==> flow/design.v <==
module dummydecoder(
    input [31:0] instr,       
    output reg [5:0] op,      
    output reg [4:0] rs1,     
    output reg [4:0] rs2,     
    output reg [4:0] rd,      
    input  [31:0] r_rv2,      
    output reg [31:0] rv2,    
    output reg we             
);
    always @* begin
        case({instr[14:12], instr[6:0]})
            10'b0000010011 : begin op = 0; rv2 = {{20{instr[31]}},instr[31:20]}; we = 1;end			 
            10'b0100010011 : begin op = 1; rv2 = {{20{instr[31]}},instr[31:20]}; we = 1;end			 
            10'b0110010011 : begin op = 2; rv2 = {{20{instr[31]}},instr[31:20]}; we = 1;end			 
            10'b1000010011 : begin op = 3; rv2 = {{20{instr[31]}},instr[31:20]}; we = 1;end			 
            10'b1100010011 : begin op = 4; rv2 = {{20{instr[31]}},instr[31:20]}; we = 1;end			 
            10'b1110010011 : begin op = 5; rv2 = {{20{instr[31]}},instr[31:20]}; we = 1;end			 
            10'b0010010011 : begin op = 6; rv2 = {{20{instr[31]}},instr[31:20]}; we = 1;end			 
            10'b1010010011 : begin op = instr[30] ? 8 : 7;  rv2 = instr[24:20]; we = 1;end	 
            10'b0000110011 : begin op = instr[30] ? 10 : 9; rv2 = r_rv2; we = 1;end	 
		    10'b0010110011 : begin op = 11; rv2 = r_rv2; we = 1;end			    
		    10'b0100110011 : begin op = 12; rv2 = r_rv2; we = 1;end			    
		    10'b0110110011 : begin op = 13; rv2 = r_rv2; we = 1;end			    
		    10'b1000110011 : begin op = 14; rv2 = r_rv2; we = 1;end			    
            10'b1010110011 : begin op = instr[30] ? 16 : 15; rv2 = r_rv2; we = 1;end	 
		    10'b1100110011 : begin op = 17; rv2 = r_rv2; we = 1;end			    
		    10'b1110110011 : begin op = 18; rv2 = r_rv2; we = 1;end			    
            10'b0000000011 : begin op = 19; rv2 = r_rv2; we = 1;end             
            10'b0010000011 : begin op = 20; rv2 = r_rv2; we = 1;end             
            10'b0100000011 : begin op = 21; rv2 = r_rv2; we = 1;end             
            10'b1000000011 : begin op = 22; rv2 = r_rv2; we = 1;end             
            10'b1010000011 : begin op = 23; rv2 = r_rv2; we = 1;end             
            10'b0000100011 : begin op = 24; rv2 = r_rv2; we = 0;end             
            10'b0010100011 : begin op = 25; rv2 = r_rv2; we = 0;end             
            10'b0100100011 : begin op = 26; rv2 = r_rv2; we = 0;end             
            10'b0001100011 : begin op = 31; rv2 = r_rv2; we = 0;end             
            10'b0011100011 : begin op = 32; rv2 = r_rv2; we = 0;end             
            10'b1001100011 : begin op = 33; rv2 = r_rv2; we = 0;end             
            10'b1011100011 : begin op = 34; rv2 = r_rv2; we = 0;end             
            10'b1101100011 : begin op = 35; rv2 = r_rv2; we = 0;end             
            10'b1111100011 : begin op = 36; rv2 = r_rv2; we = 0;end             
            10'b0001100111 : begin op = 30; rv2 = r_rv2; we = 1;end             
            default:begin
                 case (instr[6:0])
            7'b1101111 : begin op = 29; rv2 = r_rv2; we = 1;end             
            7'b0110111 : begin op = 27; rv2 = r_rv2; we = 1;end             
            7'b0010111 : begin op = 28; rv2 = r_rv2; we = 1;end             
                     default:begin op = 0; we = 0;rv2=r_rv2; end
        endcase
            end
	endcase
     rs1 = instr [19:15];
     rs2 = instr [24:20];
     rd  = instr [11:7];
    end
endmodule
module alu32(
    input [5:0] op,       
    input [31:0] rv1,     
    input [31:0] rv2,     
    output reg [31:0] rvout,   
    input [31:0] drdata,
    output reg [31:0] dwdata,
    output reg [3:0] dwe,
    input [31:0] daddr,
    input [31:0] iaddr,
    input [31:0] instr
);
    always @* begin
        case(op)
            0 : begin rvout = rv1 + rv2; dwe = 0; dwdata = 0; end   
            1 : begin rvout = $signed(rv1) < $signed(rv2); dwe = 0; dwdata = 0;end  
            2 : begin rvout = rv1 < rv2; dwe = 0; dwdata = 0;end  
            3 : begin rvout = rv1 ^ rv2; dwe = 0; dwdata = 0;end  
            4 : begin rvout = rv1 | rv2; dwe = 0; dwdata = 0;end  
            5 : begin rvout = rv1 & rv2; dwe = 0; dwdata = 0;end  
            6 : begin rvout = rv1 << rv2[4:0]; dwe = 0; dwdata = 0;end  
            7 : begin rvout = rv1 >> rv2[4:0]; dwe = 0; dwdata = 0;end  
            8 : begin rvout = $signed(rv1) >>> rv2[4:0]; dwe = 0; dwdata = 0;end  
            9 : begin rvout = rv1 + rv2; dwe = 0; dwdata = 0;end  
            10: begin rvout = rv1 - rv2; dwe = 0; dwdata = 0;end  
            11: begin rvout = rv1 << rv2[4:0]; dwe = 0; dwdata = 0;end  
            12: begin rvout = $signed(rv1) < $signed(rv2); dwe = 0; dwdata = 0;end  
            13: begin rvout = rv1 < rv2; dwe = 0; dwdata = 0;end  
            14: begin rvout = rv1 ^ rv2; dwe = 0; dwdata = 0;end  
            15: begin rvout = rv1 >> rv2[4:0]; dwe = 0; dwdata = 0;end  
            16: begin rvout = $signed(rv1) >>> rv2[4:0]; dwe = 0; dwdata = 0;end  
            17: begin rvout = rv1 | rv2; dwe = 0; dwdata = 0;end  
            18: begin rvout = rv1 & rv2; dwe = 0; dwdata = 0;end  
            19 : begin dwe = 0;dwdata = 0;            
            case (daddr[1:0])
                2'b00: rvout = {{24{drdata[7]}}, drdata[7:0]};    
                2'b01: rvout = {{24{drdata[15]}}, drdata[15:8]};  
                2'b10: rvout = {{24{drdata[23]}}, drdata[23:16]};
                2'b11: rvout = {{24{drdata[31]}}, drdata[31:24]};
                default : rvout = {{24{drdata[7]}}, drdata[7:0]};
            endcase
                end                                                      
            20 : begin  dwe = 0; dwdata = 0;
                case (daddr[1:0])
                    2'b00: rvout = {{16{drdata[15]}}, drdata[15:0]};
                    2'b10: rvout = {{16{drdata[31]}}, drdata[31:16]};
                    default : rvout = {{16{drdata[15]}}, drdata[15:0]};
                endcase
                end                                                      
            21 : begin rvout = drdata; dwe = 0; dwdata = 0; end                          
            22 : begin dwe = 0;dwdata = 0; 
                case (daddr[1:0])
                    2'b00: rvout = {{24{1'b0}}, drdata[7:0]};
                    2'b01: rvout = {{24{1'b0}}, drdata[15:8]};
                    2'b10: rvout = {{24{1'b0}}, drdata[23:16]};
                    2'b11: rvout = {{24{1'b0}}, drdata[31:24]};
                    default : rvout = {{24{1'b0}}, drdata[7:0]};
                endcase
                end                                                      
            23 : begin dwe = 0; dwdata = 0; 
                case (daddr[1:0])
                    2'b00: rvout = {{16{1'b0}}, drdata[15:0]};
                    2'b10: rvout = {{16{1'b0}}, drdata[31:16]};
                    default : rvout = {{16{1'b0}}, drdata[15:0]};
                endcase
                end                                                     
            24 : begin dwdata = {4{rv2[7:0]}}; rvout = 0;
                case(daddr[1:0])
                    2'b00: dwe = 4'b0001;         
                    2'b01: dwe = 4'b0010;         
                    2'b10: dwe = 4'b0100;         
                    2'b11: dwe = 4'b1000;         
                    default : dwe = 4'b0001; 
                endcase 
            end                                                             
            25 : begin dwdata = {2{rv2[15:0]}}; rvout = 0;
                case(daddr[1:0])
                    2'b00: dwe = 4'b0011;        
                    2'b10: dwe = 4'b1100;
                    default : dwe = 4'b0011;
                endcase
            end                                                              
            26 : begin dwdata = rv2; dwe = 4'b1111; rvout = 0; end                      
            27: begin rvout = {instr[31:12],{12{1'b0}}}; dwe = 0; dwdata = 0;end  
            28: begin rvout = iaddr + {instr[31:12],{12{1'b0}}}; dwe = 0; dwdata = 0;end  
            29: begin rvout = iaddr +4; dwe = 0; dwdata = 0;end  
            30: begin rvout = iaddr +4; dwe = 0; dwdata = 0;end  
            31: begin dwe = 0; dwdata = 0; rvout = 0; end       
            32: begin dwe = 0; rvout = 0; dwdata = 0; end  
            33: begin dwe = 0; rvout = 0; dwdata = 0; end  
            34: begin dwe = 0; rvout = 0; dwdata = 0; end  
            35: begin dwe = 0; rvout = 0; dwdata = 0; end  
            36: begin dwe = 0; rvout = 0; dwdata = 0; end  
            default : begin rvout =0; dwe = 0; dwdata = 0; end 
        endcase
    end
endmodule
module regfile(
    input [4:0] rs1,      
    input [4:0] rs2,      
    input [4:0] rd,       
    input we,             
    input [31:0] wdata,   
    output reg [31:0] rv1,    
    output reg [31:0] rv2,    
    input clk,             
    input [5:0] op,
    input [31:0] instr,
    output reg [31:0] daddr,
    input [31:0] iaddr
);
    reg [31:0] memory [0:31];
    always @* begin
        rv1 = (rs1 == 0) ? 32'd0 : memory[rs1];
        rv2 = (rs2 == 0) ? 32'd0 : memory[rs2];
        case(op)
            19,20,21,22,
            23: daddr = rv1 + {{20{instr[31]}},instr[31:20]};
            24,25,
            26: daddr = rv1 + {{ 20{instr[31]}},instr[31:25],instr[11:7]};
            default : daddr = 0;   
        endcase 
    end
    always @(posedge clk) begin   
        if(we == 1 & rd!= 0) begin
            memory[rd] <= wdata;
         end
    end
endmodule
module cpu (
    input clk, 
    input reset,
    output reg [31:0] iaddr,
    input [31:0] idata,
    output reg [31:0] daddr,
    input [31:0] drdata,
    output reg [31:0] dwdata,
    output reg [3:0] dwe
);
    wire [31:0] daddr1, dwdata1;  
    wire [3:0] dwe1;
    wire [5:0] op;
    wire [31:0] rv1, rv2, rvout, r_rv2, wdata;
    wire [4:0] rs1, rs2, rd;
    wire we;
    alu32 u1(
        .op(op),
        .rv1(rv1),            
        .rv2(rv2),
        .rvout(rvout),
        .drdata(drdata),      
        .dwdata(dwdata1),     
        .dwe(dwe1),
        .daddr(daddr1),
        .iaddr(iaddr),
        .instr(idata)
    );
    regfile u2(
        .rs1(rs1),
        .rs2(rs2),
        .rd(rd),
        .we(we),
        .wdata(rvout),
        .rv1(rv1),
        .rv2(r_rv2),
        .clk(clk),
        .op(op),
        .instr(idata),
        .daddr(daddr1)
    );
    dummydecoder u3(
        .instr(idata),
        .op(op),
        .rs1(rs1),
        .rs2(rs2),
        .rd(rd),
        .r_rv2(r_rv2),
        .rv2(rv2),
        .we(we)
    );
    always @* begin
        if (reset) begin
           daddr = 0;
           dwdata = 0;
           dwe = 0;
        end
        else begin
           daddr = daddr1;
           dwdata = dwdata1;
           dwe = dwe1;
        end
    end
    wire [31:0] imm_j = {{12{idata[31]}},idata[19:12],idata[20],idata[30:21],1'b0};
    wire [31:0] imm_b = {{20{idata[31]}},idata[7],idata[30:25],idata[11:8],1'b0};
    wire [31:0] jalr_t = rv1 + {{20{idata[31]}},idata[31:20]};
    reg  [31:0] pc_next;
    always @* begin  
        case(op)
            29 : pc_next = iaddr + imm_j;  
            30 : pc_next = {jalr_t[31:1], 1'b0};  
            31 : pc_next = (rv1 == rv2) ? iaddr + imm_b : iaddr + 4;  
            32 : pc_next = (rv1 != rv2) ? iaddr + imm_b : iaddr + 4;  
            33 : pc_next = ($signed(rv1) < $signed(rv2)) ? iaddr + imm_b : iaddr + 4;  
            34 : pc_next = ($signed(rv1) >= $signed(rv2)) ? iaddr + imm_b : iaddr + 4;  
            35 : pc_next = (rv1 < rv2) ? iaddr + imm_b : iaddr + 4;  
            36 : pc_next = (rv1 >= rv2) ? iaddr + imm_b : iaddr + 4;  
            default : pc_next = iaddr + 4;
        endcase
    end       
    always @(posedge clk) begin  
        if (reset) begin
            iaddr <= 0;
        end else begin
            iaddr <= pc_next;
        end
    end
endmodule
Hand-over note for cpu

== From RTL to reports: cpu ==
Module cpu before and after one edit of its RTL, step after step.
"original" refers to lines of the RTL above, "edited" to lines of the edited file.
"change" is "edited" less "original", of the values as shown; "relative change" is that difference over "original", in percent.
Library cell names are shortened.
The mark n/a stands for no value.

* Top module: cpu
* Clock input: clk
* Cell library: sky130hd
* Library corner: tt_025C_1v80

== The edit ==
The edit as a unified diff against the file above.
This change comes from a script, not from a designer. The edited design behaves differently; no optimisation was intended.

<pre>
@@ -160,5 +160,5 @@
     input [31:0] wdata,   
     output reg [31:0] rv1,    
-    output reg [31:0] rv2,    
+    output reg [15:0] rv2,    
     input clk,             
     input [5:0] op,
</pre>

== Elaborated design ==
Yosys after proc, flatten, opt, wreduce and memory -nomap, before mapping. Enables and synchronous resets that opt folds into registers are not counted as muxes. Memory bits, and registers merged into a memory's read port (data or address), are not among the register bits. Print and check cells are not counted.
Yosys's memory passes give these memory sizes; they may raise the number of words (mostly to a power of two), join words into wider ones and drop unused or constant bits.

{| class="wikitable"
|+ Word-level totals
! item !! original !! edited !! change !! relative change (%)
|-
| register bits || 32 || 32 || 0 || 0.00
|-
| memory bits (writable) || 1024 || 1024 || 0 || 0.00
|-
| memories || 1 || 1 || 0 || 0.00
|-
| input bits || 66 || 66 || 0 || 0.00
|-
| output and inout port bits || 100 || 100 || 0 || 0.00
|-
| elaborated cells || 152 || 152 || 0 || 0.00
|}

{| class="wikitable"
|+ Cells by class
! item !! original !! edited !! change !! relative change (%)
|-
| add/sub/neg operators || 8 || 8 || 0 || 0.00
|-
| magnitude comparators || 6 || 6 || 0 || 0.00
|-
| equal/unequal tests || 75 || 75 || 0 || 0.00
|-
| shifts and indexed selects || 3 || 3 || 0 || 0.00
|-
| multiplexer cells || 33 || 33 || 0 || 0.00
|-
| bitwise operators || 4 || 4 || 0 || 0.00
|-
| reductions and logical operators || 21 || 21 || 0 || 0.00
|}

{| class="wikitable"
|+ Memory list
! item !! original !! edited
|-
| shape (words x width / read and write ports) || u2.memory 32x32 r2 w1 || u2.memory 32x32 r2 w1
|}

{| class="wikitable"
|+ Operator list
! kind !! original !! edited !! change !! relative change (%)
|-
| 32-bit two-way mux || 12 || 11 || -1 || -8.33
|-
| 16-bit two-way mux || 1 || 2 || +1 || +100.00
|-
| 6-bit by 5-bit == test with 1-bit output (second input constant) || 16 || 16 || 0 || 0.00
|-
| 10-bit == test (second input constant) || 14 || 14 || 0 || 0.00
|-
| 2-bit OR reduction || 10 || 10 || 0 || 0.00
|-
| 6-bit by 4-bit == test with 1-bit output (second input constant) || 8 || 8 || 0 || 0.00
|-
| 32-bit adder || 6 || 6 || 0 || 0.00
|-
| 10-bit by 9-bit == test with 1-bit output (second input constant) || 6 || 6 || 0 || 0.00
|-
| 10-bit by 8-bit == test with 1-bit output (second input constant) || 5 || 5 || 0 || 0.00
|-
| 6-bit == test (second input constant) || 5 || 5 || 0 || 0.00
|-
| 6-bit by 3-bit == test with 1-bit output (second input constant) || 4 || 4 || 0 || 0.00
|-
| 32-bit less-than comparator || 4 || 4 || 0 || 0.00
|-
| 4-bit two-way mux || 3 || 3 || 0 || 0.00
|-
| 10-bit by 6-bit == test with 1-bit output (second input constant) || 2 || 2 || 0 || 0.00
|-
| 10-bit by 7-bit == test with 1-bit output (second input constant) || 2 || 2 || 0 || 0.00
|-
| 2-bit == test (second input constant) || 2 || 2 || 0 || 0.00
|-
| 6-bit by 2-bit == test with 1-bit output (second input constant) || 2 || 2 || 0 || 0.00
|-
| 32-bit greater-or-equal comparator || 2 || 2 || 0 || 0.00
|-
| 5-bit zero test || 2 || 2 || 0 || 0.00
|-
| 1-bit two-way mux || 2 || 2 || 0 || 0.00
|-
| 5-bit two-way mux || 2 || 2 || 0 || 0.00
|-
| 32-bit parallel mux with 2-bit select || 2 || 2 || 0 || 0.00
|-
| 32-bit parallel mux with 4-bit select || 2 || 2 || 0 || 0.00
|-
| 3-bit OR reduction || 2 || 2 || 0 || 0.00
|-
| 32-bit by 3-bit adder with 32-bit output (second input constant) || 1 || 1 || 0 || 0.00
|-
| 1-bit AND || 1 || 1 || 0 || 0.00
|-
| 32-bit AND || 1 || 1 || 0 || 0.00
|-
| 10-bit by 2-bit == test with 1-bit output (second input constant) || 1 || 1 || 0 || 0.00
|}

Not every row of either side is listed.

== Depth ==
Longest topological path by Yosys (ltp), each cell counted once; first at word level (registers and memories cut), then after technology mapping (sequential cells cut; the memories' decode and read muxes count).

{| class="wikitable"
|+ Logic depth
! item !! original !! edited !! change !! relative change (%)
|-
| depth after elaboration || 10 || 10 || 0 || 0.00
|-
| ABC_AREA || 0 || 0 || n/a || n/a
|-
| mapped depth || 28 || 29 || +1 || +3.57
|}

== Netlist ==
The flow's flattened synthesis, as Yosys stat reports it; memories are mapped. The netlist is that of the ABC_AREA named above (0 if unset); the other value can give another one.

{| class="wikitable"
|+ Cell types
! type !! original !! edited !! change !! relative change (%)
|-
| mux4_2 || 511 || 204 || -307 || -60.08
|-
| mux2i_1 || 257 || 483 || +226 || +87.94
|-
| a22oi_1 || 44 || 177 || +133 || +302.27
|-
| nand2_1 || 308 || 381 || +73 || +23.70
|-
| a21oi_1 || 386 || 329 || -57 || -14.77
|-
| nand3_1 || 101 || 143 || +42 || +41.58
|-
| mux2_2 || 62 || 20 || -42 || -67.74
|-
| clkbuf_1 || 232 || 196 || -36 || -15.52
|-
| a221oi_1 || 78 || 46 || -32 || -41.03
|-
| a211oi_1 || 83 || 52 || -31 || -37.35
|-
| nor3_1 || 74 || 104 || +30 || +40.54
|-
| a211o_1 || 40 || 11 || -29 || -72.50
|-
| a222oi_1 || 16 || 40 || +24 || +150.00
|-
| o21ai_0 || 230 || 207 || -23 || -10.00
|-
| inv_1 || 134 || 112 || -22 || -16.42
|-
| nor2b_1 || 58 || 38 || -20 || -34.48
|-
| a21o_1 || 87 || 70 || -17 || -19.54
|-
| o22ai_1 || 82 || 98 || +16 || +19.51
|}

Not every row of either side is listed.

{| class="wikitable"
|+ Synthesis totals
! item !! original !! edited !! change !! relative change (%)
|-
| cells in the netlist || 5329 || 5305 || -24 || -0.45
|-
| chip area (Yosys) (sq um) || 67180.7 || 62781.5 || -4399.2 || -6.55
|-
| area of sequential cells (sq um) || 31370.1 || 31370.1 || 0.0 || 0.00
|-
| mapped flip-flops || 1055 || 1055 || 0 || 0.00
|-
| buffers || 403 || 373 || -30 || -7.44
|}

By module: a second synthesis without flattening, with its own total; a netlist apart from the flattened one above.

{| class="wikitable"
|+ Second synthesis, totals
! item !! original !! edited !! change !! relative change (%)
|-
| cell total of the unflattened synthesis || 5287 || 5040 || -247 || -4.67
|-
| area total of the unflattened synthesis (sq um) || 69251.4 || 65160.0 || -4091.4 || -5.91
|}

Each row is one instance without its submodules.

{| class="wikitable"
|+ By module, original
! module !! times used !! cells !! area (sq um) !! seq. area (sq um)
|-
| regfile || 1 || 2268 || 48746.8 || 30749.5
|-
| alu32 || 1 || 1761 || 11638.7 || 0.0
|-
| cpu || 1 || 1090 || 7688.6 || 620.6
|-
| dummydecoder || 1 || 168 || 1177.4 || 0.0
|}

{| class="wikitable"
|+ By module, edited
! module !! times used !! cells !! area (sq um) !! seq. area (sq um)
|-
| regfile || 1 || 2036 || 44750.4 || 30749.5
|-
| alu32 || 1 || 1761 || 11638.7 || 0.0
|-
| cpu || 1 || 1075 || 7593.5 || 620.6
|-
| dummydecoder || 1 || 168 || 1177.4 || 0.0
|}

== Path before layout ==
Path of least setup slack by OpenSTA after synthesis, without wires, with an ideal clock, recovery checks aside; 20% of the period is set as input and as output delay. Where synthesis merged equal registers, the netlist keeps one of their names.

{| class="wikitable"
|+ Timing after synthesis
! item !! original !! edited !! change !! relative change (%)
|-
| path kind || in2out || in2reg || n/a || n/a
|-
| from || input port idata[17] || input port idata[20] || n/a || n/a
|-
| to || output port daddr[28] || memory u2.memory[0][22] || n/a || n/a
|-
| clock period (ns) || 11.0 || 11.0 || 0.0 || 0.00
|-
| input delay (ns) || 2.200 || 2.200 || 0.000 || 0.00
|-
| library setup time (ns) || n/a || 0.390 || n/a || n/a
|-
| launch time at the first pin (ns) || 2.200 || 2.200 || 0.000 || 0.00
|-
| data arrival time (ns) || 6.830 || 8.614 || +1.784 || +26.12
|-
| required time (ns) || 8.800 || 10.610 || +1.810 || +20.57
|-
| setup slack (ns) || 1.970 || 1.996 || +0.026 || n/a
|-
| path delay (ns) || 4.630 || 6.804 || +2.174 || +46.95
|-
| stages on the path || 23 || 25 || +2 || +8.70
|-
| synthesis period reached (ns) || 9.03 || 9.004 || -0.026 || -0.29
|}

"path delay" = arrival - input delay + setup time.
At an output port there is no setup time.
"stages on the path": output pins that drive a net of the path, with the launching flip-flop's if there is one; two outputs of one cell count as two.
"synthesis period reached" is the clock period less the worst setup slack; recovery checks do not enter. This is arithmetic on one report: input and output delays are still those of the set period (20% each).
Between the ends stands the longest chain of elaborated cells between them, by number of cells; it is not shown to be the way that was timed. Of several equally long chains one is given.
A line is the first line of the expression or statement that the cell stems from. Yosys adds cells for indexed reads and writes and turns some case tables into memories.
A memory read counts as a cell of the chain, while the word-level depth stops at memories.

On the way, after synthesis, original:
* Cell sequence: buf_4 -> buf_2 -> buf_2 -> buf_2 -> buf_2 -> buf_2 -> a211oi_1 -> nor4_1 -> ha_1 -> inv_1 -> fa_1 -> nor2b_1 -> o21ai_0 -> a21boi_0 -> o21ai_0 -> nand2b_1 -> buf_1 -> a21o_1 -> a21oi_1 -> o21ai_0 -> a31oi_1 -> o22ai_1 -> mux2_2
* Cells in the longest elaborated chain: 5

{| class="wikitable"
|+ RTL lines, path after synthesis, original
! item !! line !! text
|-
| start: declaration || 191 || <nowiki>input [31:0] idata,</nowiki>
|-
| memory read 32 x 32 bit || 169 || <nowiki>reg [31:0] memory [0:31];</nowiki>
|-
| 32-bit two-way mux || 171 || <nowiki>rv1 = (rs1 == 0) ? 32'd0 : memory[rs1];</nowiki>
|-
| 32-bit adder || 177 || <nowiki>26: daddr = rv1 + {{ 20{instr[31]}},instr[31:25],instr[11:7]};</nowiki>
|-
| 32-bit parallel mux with 2-bit select || 173 || <nowiki>case(op)</nowiki>
|-
| 32-bit two-way mux || 239 || <nowiki>if (reset) begin</nowiki>
|-
| end: declaration || 192 || <nowiki>output reg [31:0] daddr,</nowiki>
|}

On the way, after synthesis, edited:
* Cell sequence: buf_6 -> buf_8 -> buf_8 -> buf_6 -> buf_4 -> buf_1 -> mux4_2 -> mux4_2 -> mux2i_1 -> nor2_1 -> a21oi_1 -> inv_1 -> ha_1 -> or3b_1 -> o22ai_1 -> o41ai_2 -> nand2b_1 -> and3_1 -> o21ba_2 -> o2bb2ai_1 -> o31ai_1 -> a221oi_1 -> o221ai_1 -> nor2_1 -> o221ai_1

{| class="wikitable"
|+ RTL lines, path after synthesis, edited
! item !! line !! text
|-
| start: declaration || 191 || <nowiki>input [31:0] idata,</nowiki>
|-
| end: declaration || 169 || <nowiki>reg [31:0] memory [0:31];</nowiki>
|}

edited: No chain of elaborated cells between the ends is given.

== Timing after layout ==
From the final timing report of the runs of set A: the path of least setup slack in the routed layout; clock arrival at registers is part of the times.

{| class="wikitable"
|+ Timing after layout
! item !! original !! edited !! change !! relative change (%)
|-
| path kind || in2out || in2out || n/a || n/a
|-
| from || input port idata[15] || input port idata[15] || n/a || n/a
|-
| to || output port daddr[31] || output port daddr[31] || n/a || n/a
|-
| clock period (ns) || 10.6 || 10.6 || 0.0 || 0.00
|-
| input delay (ns) || 2.12 || 2.12 || 0.00 || 0.00
|-
| launch time at the first pin (ns) || 2.12 || 2.12 || 0.00 || 0.00
|-
| data arrival time (ns) || 8.12 || 8.21 || +0.09 || +1.11
|-
| required time (ns) || 8.48 || 8.48 || 0.00 || 0.00
|-
| setup slack (ns) || 0.36 || 0.27 || -0.09 || n/a
|-
| stages on the path || 17 || 22 || +5 || +29.41
|}

Between the ends stands the longest chain of elaborated cells between them, by number of cells; it is not shown to be the way that was timed. Of several equally long chains one is given.
A memory read counts as a cell of the chain, while the word-level depth stops at memories.

On the way, after layout, original:
* Cell sequence: buf_8 -> buf_12 -> mux4_2 -> a221oi_1 -> a21oi_1 -> o2111ai_1 -> inv_1 -> ha_1 -> nand2_1 -> o21bai_1 -> nor2b_1 -> or2_2 -> a211oi_1 -> o21ai_0 -> xor2_1 -> o22ai_1 -> clkdlybuf4s50_1
* Cells in the longest elaborated chain: 5

{| class="wikitable"
|+ RTL lines, path after layout, original
! item !! line !! text
|-
| start: declaration || 191 || <nowiki>input [31:0] idata,</nowiki>
|-
| memory read 32 x 32 bit || 169 || <nowiki>reg [31:0] memory [0:31];</nowiki>
|-
| 32-bit two-way mux || 171 || <nowiki>rv1 = (rs1 == 0) ? 32'd0 : memory[rs1];</nowiki>
|-
| 32-bit adder || 177 || <nowiki>26: daddr = rv1 + {{ 20{instr[31]}},instr[31:25],instr[11:7]};</nowiki>
|-
| 32-bit parallel mux with 2-bit select || 173 || <nowiki>case(op)</nowiki>
|-
| 32-bit two-way mux || 239 || <nowiki>if (reset) begin</nowiki>
|-
| end: declaration || 192 || <nowiki>output reg [31:0] daddr,</nowiki>
|}

On the way, after layout, edited:
* Cell sequence: buf_4 -> buf_4 -> mux4_2 -> a22oi_1 -> nand4_1 -> nand2_1 -> inv_1 -> buf_4 -> ha_1 -> a21o_1 -> a21o_1 -> a21o_1 -> a21oi_1 -> inv_1 -> a21o_1 -> a21o_1 -> a21oi_1 -> o21ai_0 -> nand2_1 -> a21oi_1 -> a21oi_1 -> clkdlybuf4s50_1
* Cells in the longest elaborated chain: 5

{| class="wikitable"
|+ RTL lines, path after layout, edited
! item !! line !! text
|-
| start: declaration || 191 || <nowiki>input [31:0] idata,</nowiki>
|-
| memory read 32 x 32 bit || 169 || <nowiki>reg [31:0] memory [0:31];</nowiki>
|-
| 32-bit two-way mux || 171 || <nowiki>rv1 = (rs1 == 0) ? 32'd0 : memory[rs1];</nowiki>
|-
| 32-bit adder || 177 || <nowiki>26: daddr = rv1 + {{ 20{instr[31]}},instr[31:25],instr[11:7]};</nowiki>
|-
| 32-bit parallel mux with 2-bit select || 173 || <nowiki>case(op)</nowiki>
|-
| 32-bit two-way mux || 239 || <nowiki>if (reset) begin</nowiki>
|-
| end: declaration || 192 || <nowiki>output reg [31:0] daddr,</nowiki>
|}

== Layout results ==
Both versions went through the flow (Yosys, OpenROAD) with the same settings in each pair. Constraints: input delay and output delay 20% of the set period each, output load 0.01 pF.

Flow settings, set A:
* CORE_UTILIZATION: 40
* PLACE_DENSITY: 0.6
* period_ns: 10.6
* CAP_MARGIN: 20
* CORE_MARGIN: 2
* SLEW_MARGIN: 20

{| class="wikitable"
|+ Final reports, set A
! item !! original !! edited !! change !! relative change (%)
|-
| synthesis area (sq um) || 67180.7 || 62781.5 || -4399.2 || -6.55
|-
| die area (sq um) || 171247.0 || 160140.0 || -11107.0 || -6.49
|-
| standard-cell area after layout (sq um) || 76719.8 || 71672.5 || -5047.3 || -6.58
|-
| utilization || 0.459 || 0.459 || 0.000 || n/a
|-
| worst setup slack after layout (ns) || 0.358 || 0.274 || -0.084 || n/a
|-
| setup total negative slack (ns) || 0.000 || 0.000 || 0.000 || n/a
|-
| overall power (uW) || 12901 || 11633 || -1268 || -9.83
|-
| reached clock period (ns) || 10.242 || 10.326 || +0.084 || +0.82
|}

Flow settings, set B:
* CELL_PAD_IN_SITES_GLOBAL_PLACEMENT: 2
* CORE_UTILIZATION: 39
* MAX_ROUTING_LAYER: met5
* SETUP_SLACK_MARGIN: 0.04
* SLEW_MARGIN: 15
* period_ns: 8.09
* CAP_MARGIN: 20
* CORE_MARGIN: 2

{| class="wikitable"
|+ Final reports, set B
! item !! original !! edited !! change !! relative change (%)
|-
| synthesis area (sq um) || 67180.7 || 62781.5 || -4399.2 || -6.55
|-
| die area (sq um) || 175595.0 || 164203.0 || -11392.0 || -6.49
|-
| standard-cell area after layout (sq um) || 82041.2 || 77302.9 || -4738.3 || -5.78
|-
| utilization || 0.479 || 0.483 || +0.004 || n/a
|-
| worst setup slack after layout (ns) || 0.096 || 0.138 || +0.042 || n/a
|-
| setup total negative slack (ns) || 0.000 || 0.000 || 0.000 || n/a
|-
| overall power (uW) || 17780 || 16471 || -1309 || -7.36
|-
| reached clock period (ns) || 7.994 || 7.952 || -0.042 || -0.53
|}

"reached clock period" is the run's clock period less its worst setup slack. It is reckoned from that one timing run; input and output delays stay at 20% of the period that was set.
By "overall power" is meant OpenSTA's value without simulated activity: inputs other than the clock are taken to toggle once in ten clock periods, and the tool carries that through the logic.

End of note.
